==> flow/design.v <==
`timescale 1ns / 1ps
module helper_bcd_to_7seg(
    input wire [3:0] bcd_in,
    output reg [6:0] seg_out
);
    always @(*) begin
        case (bcd_in)
            4'd0: seg_out = 7'b1000000;
            4'd1: seg_out = 7'b1111001;
            4'd2: seg_out = 7'b0100100;
            4'd3: seg_out = 7'b0110000;
            4'd4: seg_out = 7'b0011001;
            4'd5: seg_out = 7'b0010010;
            4'd6: seg_out = 7'b0000010;
            4'd7: seg_out = 7'b1111000;
            4'd8: seg_out = 7'b0000000;
            4'd9: seg_out = 7'b0010000;
            4'd10: seg_out = 7'b0111111;  
            default: seg_out = 7'b1111111;  
        endcase
    end
endmodule
`timescale 1ns / 1ps
module seven_seg_display(
    input wire clk,
    input wire reset,  
    input wire [15:0] bcd_digit,   
    output wire [6:0] seg,  
    output wire [3:0] an            
);
    reg [2:0] digit_index;
    reg [3:0] current_bcd;
    reg [19:0] refresh_counter;
    wire [6:0] seg_out;
    helper_bcd_to_7seg d5 (.bcd_in(current_bcd),.seg_out(seg_out));
    always @(posedge clk or posedge reset) begin
        if (reset) begin
            refresh_counter <= 0;
            digit_index <= 0;
        end else begin
            refresh_counter <= refresh_counter + 1;
            if (refresh_counter == 10) begin
                refresh_counter <= 0;
                digit_index <= digit_index + 1;
                if (digit_index == 3'd3)  
                    digit_index <= 0;
            end
        end
    end
    always @(*) begin
        case (digit_index)
            3'd0: current_bcd = bcd_digit[3:0];      
            3'd1: current_bcd = bcd_digit[7:4];      
            3'd2: current_bcd = bcd_digit[11:8];     
            3'd3: current_bcd = bcd_digit[15:12];    
            default: current_bcd = 4'd15;            
        endcase
    end 
    assign seg = seg_out;
reg [3:0] an_reg;
always @(*) begin
    case (digit_index)
        3'd0: an_reg = 4'b1110;  
        3'd1: an_reg = 4'b1101;  
        3'd2: an_reg = 4'b1011;  
        3'd3: an_reg = 4'b0111;  
        default: an_reg = 4'b1111;
    endcase
end
assign an = an_reg;
endmodule
`timescale 1ns / 1ps
module bin_to_bcd #( parameter W = 18)   
  ( input [W-1:0] bin,   
    output reg [W+(W-4)/3:0] bcd);  
  integer i,j;
  always @(bin) begin
    for(i = 0; i <= W+(W-4)/3; i = i+1) bcd[i] = 0;      
    bcd[W-1:0] = bin;                                    
    for(i = 0; i <= W-4; i = i+1)                        
      for(j = 0; j <= i/3; j = j+1)                      
        if (bcd[W-i+4*j -: 4] > 4)                       
          bcd[W-i+4*j -: 4] = bcd[W-i+4*j -: 4] + 4'd3;  
  end
endmodule
`timescale 1ns / 1ps
  module serial_parallel_multiplier(
    input clk, rst,
    input start,
    input [7:0] x, y,
    output reg [15:0] P,
    output reg flag
    );
     reg state;
    reg [7:0] x_reg;
    reg [7:0] y_reg;
    reg s;
    reg [3:0] counter;
    always @(posedge clk , posedge rst) begin
        if (rst) begin
            flag <= 0;
            x_reg <= 0;
            y_reg <= 0;
            P <= 0;
            counter <= 0;
            state <= 0;
        end
        else if (start && state == 0) begin
            state <= 1;
            flag <= 0;
               s <= x[7] ^ y[7];
            y_reg <= y[7] ? (~y + 1) : y;
            x_reg <= x[7] ? (~x + 1) : x;
                P <= 0;
           counter <= 8;
        end
        else if (state) begin
            if (counter > 0) begin
                P <= P + (y_reg[0] ? ({8'b0, x_reg} << (8 - counter)) : 0);
                y_reg <= {y_reg[7], y_reg[7:1]};
                counter <= counter - 1;
            end
            else begin
                P <= s ? (~P + 1) : P;
                flag <= 1;
                state <= 0;
            end
        end
    end
endmodule
`timescale 1ns / 1ps
module top_control_unit(
    input wire clk,
    input wire reset,
    input wire btnL,
    input wire btnR,
    input wire btnC,
    input wire [7:0] multiplicand,
    input wire [7:0] multiplier,
    output wire [6:0] seg,
    output wire [3:0] an,
    output led
);
    wire left_pressed, right_pressed, start_pressed;
    pushbutton_detector pb_left (
        .clk(clk),
        .reset(reset),
        .x(btnL),
        .z(left_pressed)
    );
    pushbutton_detector pb_right (
        .clk(clk),
        .reset(reset),
        .x(btnR),
        .z(right_pressed)
    );
    pushbutton_detector pb_center (
        .clk(clk),
        .reset(reset),
        .x(btnC),
        .z(start_pressed)
    );
    wire [15:0] product;
    wire done;
    serial_parallel_multiplier spm (
        .clk(clk),
        .rst(reset),
        .start(start_pressed),
        .x(multiplicand),
        .y(multiplier),
        .P(product),
        .flag(done)
    );
    assign led = done;
    wire [19:0] bcd_unsigned;
    wire sign_bit = product[15];
    wire [15:0] productabs = sign_bit ? (~product + 1) : product;
    bin_to_bcd #(.W(16)) converter (
        .bin(productabs),
        .bcd(bcd_unsigned)
    );
    reg [1:0] state;
    wire [3:0] d0 = bcd_unsigned[3:0];
    wire [3:0] d1 = bcd_unsigned[7:4];
    wire [3:0] d2 = bcd_unsigned[11:8];
    wire [3:0] d3 = bcd_unsigned[15:12];
    wire [3:0] d4 = bcd_unsigned[19:16];
    wire [3:0] d5 = sign_bit ? 4'd10 : 4'd15;
    reg [15:0] active_digits;   
    wire tick;
    clockDivider #(50) divide (clk,reset,tick);
   always @(posedge clk or posedge reset) begin
    if (reset)
        state <= 0;
    else if (tick) begin
        case (state)
            2'd0: if (right_pressed) state <= 1;
            2'd1: begin
                if (right_pressed) state <= 2;
                else if (left_pressed) state <= 0;
            end
            2'd2: if (left_pressed) state <= 1;
            default: state <= 0;
        endcase
    end
end
    always @(*) begin
        case (state)
            2'd0: active_digits = {d5, d4, d3, d2};  
            2'd1: active_digits = {d5, d3, d2, d1};  
            2'd2: active_digits = {d5, d2, d1, d0};  
            default: active_digits = {d5, d4, d3, d2};
        endcase
    end
    seven_seg_display display_unit (
        .clk(clk),
        .reset(reset),
        .bcd_digit(active_digits),  
        .seg(seg),
        .an(an)
    );
endmodule
module pushbutton_detector(
input clk,reset,x,
output z
    );
wire tick;
clockDivider #(50) divide (clk,reset,tick);
wire out;
debouncer deb(clk,tick,reset,x,out);
wire out2;
synchronizer sync(clk,tick,reset,out,out2);
wire out3;
rising_edge rizz(clk,tick,reset,out2,out3);
assign z = out3;     
endmodule
module rising_edge(
input clk, en, reset, x,
output reg z
    );
    reg x_prev;
    always @(posedge clk or posedge reset) begin
        if (reset) begin
            x_prev <= 0;
            z <= 0;
        end else if (en) begin
            z <= x & ~x_prev;   
            x_prev <= x;
        end
    end
endmodule
module debouncer(input clk, en, rst, in, output out);
reg q1,q2,q3;
always@(posedge clk, posedge rst) begin
if(rst == 1'b1) begin
q1 <= 0;
q2 <= 0;
q3 <= 0;
end
else if (en) begin
q1 <= in;
q2 <= q1;
q3 <= q2;
end
end
assign out = (rst) ? 0 : q1&q2&q3;
endmodule
module synchronizer ( input wire clk, en, rst, sig, output reg sig1 );
 reg meta;
 always @(posedge clk, posedge rst) begin
 if (rst) begin
 meta <= 0;
 sig1 <= 0;
 end
 else if (en) begin
 meta <= sig;
 sig1 <= meta;
 end
 end
endmodule
module clockDivider #(parameter n = 50000000)
(input clk, rst, output tick);
wire [31:0] count;
reg clk_out;
counter_x_bit #(32,n) counterMod
(.clk(clk), .reset(rst),.en(1'b1), .count(count));
assign tick = (count == n-1) && !clk_out;
always @ (posedge clk, posedge rst) begin
if (rst)  
clk_out <= 0;
else if (count == n-1)
clk_out <= ~ clk_out;
end
endmodule
module counter_x_bit #(parameter x = 3, n = 6)
(input clk, reset, en, output reg [x-1:0] count);
always @(posedge clk, posedge reset) begin
if (reset == 1)
    count <= 0; 
else if(!en)
    count <= count; 
else if(count == n-1)
    count <= 0; 
else
    count <= count + 1;
end
endmodule
* Tool chain data of top_control_unit
What the tools print for top_control_unit, step after step.
Line numbers count from 1 in the design file above.
Operators: Yosys type, input widths -> output width; for muxes data width and select width s.
A cell with - has no value.
- Top :: top_control_unit
- Clock :: clk
- Library :: sky130hd
- Library corner :: tt_025C_1v80

* After elaboration
Counts by Yosys on the flattened word-level netlist (proc, flatten, opt, wreduce; memories kept). Register bits leave out memories and registers merged into their read ports (data or address). Print and check cells are left out. Cells with the same type and inputs are merged into one.
Memory sizes are those after Yosys's memory passes, which may raise the word count (mostly to a power of two), join words into wider ones and drop unused or constant bits.
- Register bits :: 217
- Memory bits (read-only) :: 112
- Memory cells :: 1
- Input bits :: 21
- Output and inout bits :: 12
- Word-level cells :: 253
** Memories
- (no name shown) :: words 16, width 7, rd ports 1, write ports 0, RTL line 7 : case (bcd_in)
- Add/subtract/negate cells :: 47
- Magnitude comparators :: 36
- Equal/unequal tests :: 15
- Shift operators :: 1
- Muxes and demuxes :: 73
- Bitwise logic cells :: 22
- Reduce/logical cells :: 18
** Operator list (count)
- $mux 4 :: 37
- $add 32x1->32 const B :: 4
- $eq 32x6->1 const B :: 4
- $mux 32 :: 4
- $add 4x2->4 const B :: 30
- $gt 4x3->1 const B :: 30
- $mux 16 :: 6
- $shl 8x32->16 :: 1
- $pmux 4 s4 :: 2
- $mux 8 :: 4
- $pmux 12 s2 :: 1
- $add 20x1->20 const B :: 1
- $eq 20x4->1 const B :: 1
- $mux 20 :: 1
- $add 16x1->16 const B :: 1
- $add 16x16->16 :: 1
- $not 16->16 :: 1
- $add 3x2->4 const B :: 4
- $add 8x1->8 const B :: 2
- $not 8->8 :: 2
- $gt 3x3->1 const B :: 5
- $and 1x1->1 :: 9
- $not 1->1 :: 9
- $mux 3 :: 3
- $mux 1 :: 9
- $reduce_and 2->1 :: 4
- $mux 2 :: 4
- $mux 7 :: 1
Not listed: further kinds 20, cells in them 31.

* Longest topological paths
Yosys ltp: most cells in a row. Word level: on the elaborated netlist, between registers, memories and ports. Mapped: between sequential cells and ports; inverters and the memories' decode and read muxes count.
- Word-level depth :: 31
- ABC_AREA :: 0
- Gate-level depth with buffers :: 75
- Depth with buffers taken out :: 72

* After synthesis
Source: synth_stat.txt of the flow (Yosys; design flattened, memories mapped). It holds for the ABC_AREA given above (unset counts as 0); a run with the other value may have another netlist.
Totals and module areas in this step are rounded.
** Cells by type
- sky130_fd_sc_hd__dfrtp_1 :: count 216, area in all 5.41E+03 um^2
- sky130_fd_sc_hd__xnor2_1 :: count 163, area in all 1.43E+03 um^2
- sky130_fd_sc_hd__ha_1 :: count 82, area in all 1.03E+03 um^2
- sky130_fd_sc_hd__nand2_1 :: count 223, area in all 837.053 um^2
- sky130_fd_sc_hd__nor2_1 :: count 204, area in all 765.734 um^2
- sky130_fd_sc_hd__o21ai_0 :: count 110, area in all 550.528 um^2
- sky130_fd_sc_hd__a21oi_1 :: count 108, area in all 540.518 um^2
- sky130_fd_sc_hd__nand3_1 :: count 104, area in all 520.499 um^2
- sky130_fd_sc_hd__xor2_1 :: count 57, area in all 499.229 um^2
- sky130_fd_sc_hd__mux2_2 :: count 41, area in all 461.693 um^2
- sky130_fd_sc_hd__mux2i_1 :: count 37, area in all 370.355 um^2
- sky130_fd_sc_hd__inv_1 :: count 97, area in all 364.099 um^2
- sky130_fd_sc_hd__nor3_1 :: count 62, area in all 310.298 um^2
- sky130_fd_sc_hd__nand4_1 :: count 48, area in all 300.288 um^2
- sky130_fd_sc_hd__and3_1 :: count 47, area in all 294.032 um^2
- sky130_fd_sc_hd__nor4_1 :: count 34, area in all 212.704 um^2
- sky130_fd_sc_hd__o211ai_1 :: count 28, area in all 210.202 um^2
- sky130_fd_sc_hd__a211oi_1 :: count 25, area in all 187.68 um^2
Other cell types: 106; their cells: 627.
- Cell count :: 2313
- Cell area after synthesis :: 19000 um^2
- Sequential area :: 5500 um^2
- Flip-flop cells :: 218
- Buffers :: 68
By module: a second synthesis without flattening, with its own total; a netlist apart from the flattened one above.
- Cell total of the unflattened synthesis :: 2305
- Area total of the unflattened synthesis :: 19000 um^2
Each row is one instance without its submodules.
** By module
- counter_x_bit :: times used 4, cells 149, area 1600 um^2
- bin_to_bcd (W=16) :: times used 1, cells 905, area 6100 um^2
- serial_parallel_multiplier :: times used 1, cells 427, area 3300 um^2
- seven_seg_display :: times used 1, cells 123, area 1300 um^2
- top_control_unit :: times used 1, cells 97, area 650 um^2
- clockDivider (n=50) :: times used 4, cells 16, area 150 um^2
- debouncer :: times used 3, cells 8, area 120 um^2
- rising_edge :: times used 3, cells 7, area 85 um^2
- synchronizer :: times used 3, cells 5, area 76 um^2
- helper_bcd_to_7seg :: times used 1, cells 33, area 220 um^2
- pushbutton_detector :: times used 3, cells 0, area 0.0 um^2

* Worst setup path after synthesis
OpenSTA on the mapped netlist: ideal clock, no wires. The path of least setup slack (recovery checks aside). Input and output delay are each 20% of the period. Register names are those of the netlist, which keeps one name where synthesis merged equal registers.
- Kind :: reg-to-output
- Start point :: register spm.P[3]
- End point :: output seg[3]
- Clock period :: 30.0 ns
- Launch time at the first pin :: 0.000 ns
- Arrival :: 14.857 ns
- Data required time :: 24.000 ns
- Setup slack :: 9.143 ns
- Delay of the path :: 14.857 ns
- Stages on the path :: 71
- Path buffers :: 4
- Period reached after synthesis :: 20.857 ns
"delay of the path" is the arrival time less input delay plus setup time.
A path that ends at an output port has no setup time.
"stages on the path" counts driving pins, that of a launching flip-flop among them; a cell with two outputs on the path counts twice.
"period reached after synthesis" is the clock period less the worst setup slack; recovery checks do not enter. This is arithmetic on one report: input and output delays are still those of the set period (20% each).
The rows between start and end are the longest chain of elaborated cells between them; the timing report does not say that the signal goes this way. Where chains are equally long, one stands for them.
A line is the first line of the expression or statement that the cell stems from. Yosys adds cells for indexed reads and writes and turns some case tables into memories.
The chain passes a memory read, where the word-level depth is cut; so it can be longer than that depth.
At most two assigning lines are given for a register; there are more.
- Cells stage by stage :: sky130_fd_sc_hd__dfrtp_1 sky130_fd_sc_hd__buf_4 sky130_fd_sc_hd__or4_4 sky130_fd_sc_hd__or3_1 sky130_fd_sc_hd__clkbuf_1 sky130_fd_sc_hd__o21ai_1 sky130_fd_sc_hd__and2_1 sky130_fd_sc_hd__nand2_1 sky130_fd_sc_hd__ha_1 sky130_fd_sc_hd__xnor2_1 sky130_fd_sc_hd__xnor2_1 sky130_fd_sc_hd__ha_1 sky130_fd_sc_hd__nor3b_1 sky130_fd_sc_hd__a21oi_1 sky130_fd_sc_hd__nand3_2 sky130_fd_sc_hd__inv_2 sky130_fd_sc_hd__ha_1 sky130_fd_sc_hd__clkbuf_1 [... 35 more ...] sky130_fd_sc_hd__o211ai_1 sky130_fd_sc_hd__mux2i_1 sky130_fd_sc_hd__or3_1 sky130_fd_sc_hd__and2_1 sky130_fd_sc_hd__ha_1 sky130_fd_sc_hd__o31ai_1 sky130_fd_sc_hd__mux2_2 sky130_fd_sc_hd__o21a_1 sky130_fd_sc_hd__xnor2_1 sky130_fd_sc_hd__nor2_1 sky130_fd_sc_hd__a211oi_1 sky130_fd_sc_hd__nor4b_1 sky130_fd_sc_hd__o21ai_1 sky130_fd_sc_hd__or2_2 sky130_fd_sc_hd__clkbuf_1 sky130_fd_sc_hd__ha_1 sky130_fd_sc_hd__inv_1 sky130_fd_sc_hd__a221oi_1
- Length of the longest elaborated chain :: 32
- Elaborated cells between the ends (all ways) :: 111
- Those cells by class :: add/sub (36); compare (35); mux (38); logic (1); memory (1)
** Ends and longest elaborated chain, after synthesis
- from (decl) :: RTL line 91 : output reg [15:0] P,
- from (assign) :: RTL line 119 : P <= P + (y_reg[0] ? ({8'b0, x_reg} << (8 - counter)) : 0);
- from (assign) :: RTL line 124 : P <= s ? (~P + 1) : P;
- $not 16->16 :: RTL line 177
- $add 16x1->16 :: RTL line 177
- $mux 16 :: RTL line 177
- $add 3x2->4 :: RTL line 83 : bcd[W-i+4*j -: 4] = bcd[W-i+4*j -: 4] + 4'd3;
- $mux 4 :: RTL line 82 : if (bcd[W-i+4*j -: 4] > 4)
- $gt 4x3->1 :: RTL line 82
- $mux 4 :: RTL line 82
- [... 18 more ...]
- $add 4x2->4 :: RTL line 83
- $mux 4 :: RTL line 82
- $add 4x2->4 :: RTL line 83
- $mux 4 :: RTL line 82
- $pmux 12 s2 :: RTL line 208 : case (state)
- $pmux 4 s4 :: RTL line 51 : case (digit_index)
- $mem_v2 16x7 :: RTL line 7 : case (bcd_in)
- to (decl) :: RTL line 140 : output wire [6:0] seg,

* Timing after layout
Path of least setup slack in the final report of run A (OpenROAD, finished layout, wires in). Where an end is a register, its clock arrival counts in the times.
- Kind :: reg-to-output
- Start point :: register spm.P[5]
- End point :: output seg[3]
- Clock period :: 32.2 ns
- Launch time at the first pin :: 0.54 ns
- Arrival :: 19.66 ns
- Data required time :: 25.76 ns
- Setup slack :: 6.10 ns
- Stages on the path :: 67
- Path buffers :: 1
The rows between start and end are the longest chain of elaborated cells between them; the timing report does not say that the signal goes this way. Where chains are equally long, one stands for them.
The chain passes a memory read, where the word-level depth is cut; so it can be longer than that depth.
At most two assigning lines are given for a register; there are more.
- Cells stage by stage :: sky130_fd_sc_hd__dfrtp_1 sky130_fd_sc_hd__or4_4 sky130_fd_sc_hd__or3_1 sky130_fd_sc_hd__o21ai_1 sky130_fd_sc_hd__and2_1 sky130_fd_sc_hd__nand2_1 sky130_fd_sc_hd__ha_1 sky130_fd_sc_hd__xnor2_1 sky130_fd_sc_hd__xnor2_1 sky130_fd_sc_hd__ha_1 sky130_fd_sc_hd__nor3b_1 sky130_fd_sc_hd__a21oi_1 sky130_fd_sc_hd__nand3_2 sky130_fd_sc_hd__inv_2 sky130_fd_sc_hd__ha_1 sky130_fd_sc_hd__inv_1 sky130_fd_sc_hd__and3_1 sky130_fd_sc_hd__a2111o_1 [... 31 more ...] sky130_fd_sc_hd__mux2i_1 sky130_fd_sc_hd__o21ai_0 sky130_fd_sc_hd__and2_1 sky130_fd_sc_hd__ha_1 sky130_fd_sc_hd__o31ai_1 sky130_fd_sc_hd__xnor2_1 sky130_fd_sc_hd__ha_1 sky130_fd_sc_hd__o21a_1 sky130_fd_sc_hd__xnor2_1 sky130_fd_sc_hd__nor2_1 sky130_fd_sc_hd__a211oi_1 sky130_fd_sc_hd__nor4b_1 sky130_fd_sc_hd__o21ai_1 sky130_fd_sc_hd__or2_2 sky130_fd_sc_hd__ha_1 sky130_fd_sc_hd__inv_1 sky130_fd_sc_hd__a221oi_1 sky130_fd_sc_hd__clkdlybuf4s50_1
- Length of the longest elaborated chain :: 32
- Elaborated cells between the ends (all ways) :: 111
- Those cells by class :: add/sub (36); compare (35); mux (38); logic (1); memory (1)
** Ends and longest elaborated chain, after layout
- from (decl) :: RTL line 91 : output reg [15:0] P,
- from (assign) :: RTL line 119 : P <= P + (y_reg[0] ? ({8'b0, x_reg} << (8 - counter)) : 0);
- from (assign) :: RTL line 124 : P <= s ? (~P + 1) : P;
- $not 16->16 :: RTL line 177
- $add 16x1->16 :: RTL line 177
- $mux 16 :: RTL line 177
- $add 3x2->4 :: RTL line 83 : bcd[W-i+4*j -: 4] = bcd[W-i+4*j -: 4] + 4'd3;
- $mux 4 :: RTL line 82 : if (bcd[W-i+4*j -: 4] > 4)
- $gt 4x3->1 :: RTL line 82
- $mux 4 :: RTL line 82
- [... 18 more ...]
- $add 4x2->4 :: RTL line 83
- $mux 4 :: RTL line 82
- $add 4x2->4 :: RTL line 83
- $mux 4 :: RTL line 82
- $pmux 12 s2 :: RTL line 208 : case (state)
- $pmux 4 s4 :: RTL line 51 : case (digit_index)
- $mem_v2 16x7 :: RTL line 7 : case (bcd_in)
- to (decl) :: RTL line 140 : output wire [6:0] seg,

Subject: flow runs of top_control_unit

Hi,

Record of 2 stored runs of the RTL-to-layout flow on top_control_unit, platform sky130hd. The runs are unordered. Constraints: input delay and output delay 20% of the set period each, output load 0.01 pF.
"reached clock period" = clock period - worst setup slack. The figure is calculated, with input and output delays left at 20% of the set period.
By "critical setup path time" is meant the share of the clock period that the worst setup path is allowed (20% is reserved at inputs, 20% at outputs), minus its slack. Clock arrival times at its registers enter into it.
By "overall power" is meant OpenSTA's value without simulated activity: inputs other than the clock are taken to toggle once in ten clock periods, and the tool carries that through the logic.
The measured numbers are rounded.

* Run A
** Files
==> flow/run.sh <==
#!/bin/bash
# the make line also repeats the synthesis and layout settings of config.mk as NAME=value (left out here)
make -C /OpenROAD-flow-scripts/flow DESIGN_CONFIG=/design/flow/config.mk WORK_HOME=/design/flow/orfs CLKGATE_MAP_FILE= finish
==> flow/config.mk <==
export PLATFORM = sky130hd
export DESIGN_NAME = top_control_unit
export DESIGN_NICKNAME = top_control_unit
export VERILOG_FILES = /design/flow/design.v
export SDC_FILE = /design/flow/constraint.sdc
export NUM_CORES = 4
export LEC_CHECK = 0
export CAP_MARGIN = 0
export CELL_PAD_IN_SITES_DETAIL_PLACEMENT = 2
export CORE_ASPECT_RATIO = 0.68
export CORE_MARGIN = 7
export CORE_UTILIZATION = 40
export CTS_CLUSTER_SIZE = 24
export HOLD_SLACK_MARGIN = 0.21
export PLACE_DENSITY_LB_ADDON = 0.27
export SLEW_MARGIN = 10
==> flow/constraint.sdc <==
create_clock -name core_clock -period 32.2 [get_ports {clk}]
set_input_delay 6.4400 -clock core_clock [delete_from_list [all_inputs] [get_ports {clk}]]
set_output_delay 6.4400 -clock core_clock [all_outputs]
set_load 0.01 [all_outputs]
** Results
- Worst hold slack after layout :: 0.49 ns
- Overall power :: 0.60 mW
- Final design utilization :: 44 %
- Setup total negative slack :: 0.000 ns
- Area of the die :: 55,000 um^2
- Cell area after synthesis :: 19,000 um^2
- Setup slack of the worst path :: 6.1 ns
- Reached clock period :: 26.097 ns
- Standard-cell area after layout :: 21,000 um^2
- Critical setup path time :: 19.66 ns
- Kind of the worst setup path :: reg-to-output

* Run B
** Files
==> flow/run.sh <==
#!/bin/bash
# the make line also repeats the synthesis and layout settings of config.mk as NAME=value (left out here)
make -C /OpenROAD-flow-scripts/flow DESIGN_CONFIG=/design/flow/config.mk WORK_HOME=/design/flow/orfs CLKGATE_MAP_FILE= finish
==> flow/config.mk <==
export PLATFORM = sky130hd
export DESIGN_NAME = top_control_unit
export DESIGN_NICKNAME = top_control_unit
export VERILOG_FILES = /design/flow/design.v
export SDC_FILE = /design/flow/constraint.sdc
export NUM_CORES = 4
export LEC_CHECK = 0
export CAP_MARGIN = 20
export CORE_MARGIN = 2
export CORE_UTILIZATION = 40
export SLEW_MARGIN = 20
==> flow/constraint.sdc <==
create_clock -name core_clock -period 25.8 [get_ports {clk}]
set_input_delay 5.1600 -clock core_clock [delete_from_list [all_inputs] [get_ports {clk}]]
set_output_delay 5.1600 -clock core_clock [all_outputs]
set_load 0.01 [all_outputs]
** Results
- Worst hold slack after layout :: 0.47 ns
- Overall power :: 0.69 mW
- Final design utilization :: 44 %
- Setup total negative slack :: 0.000 ns
- Area of the die :: 50,000 um^2
- Cell area after synthesis :: 19,000 um^2
- Setup slack of the worst path :: 2.8 ns
- Reached clock period :: 23.018 ns
- Standard-cell area after layout :: 21,000 um^2
- Critical setup path time :: 17.86 ns
- Kind of the worst setup path :: reg-to-output

Regards
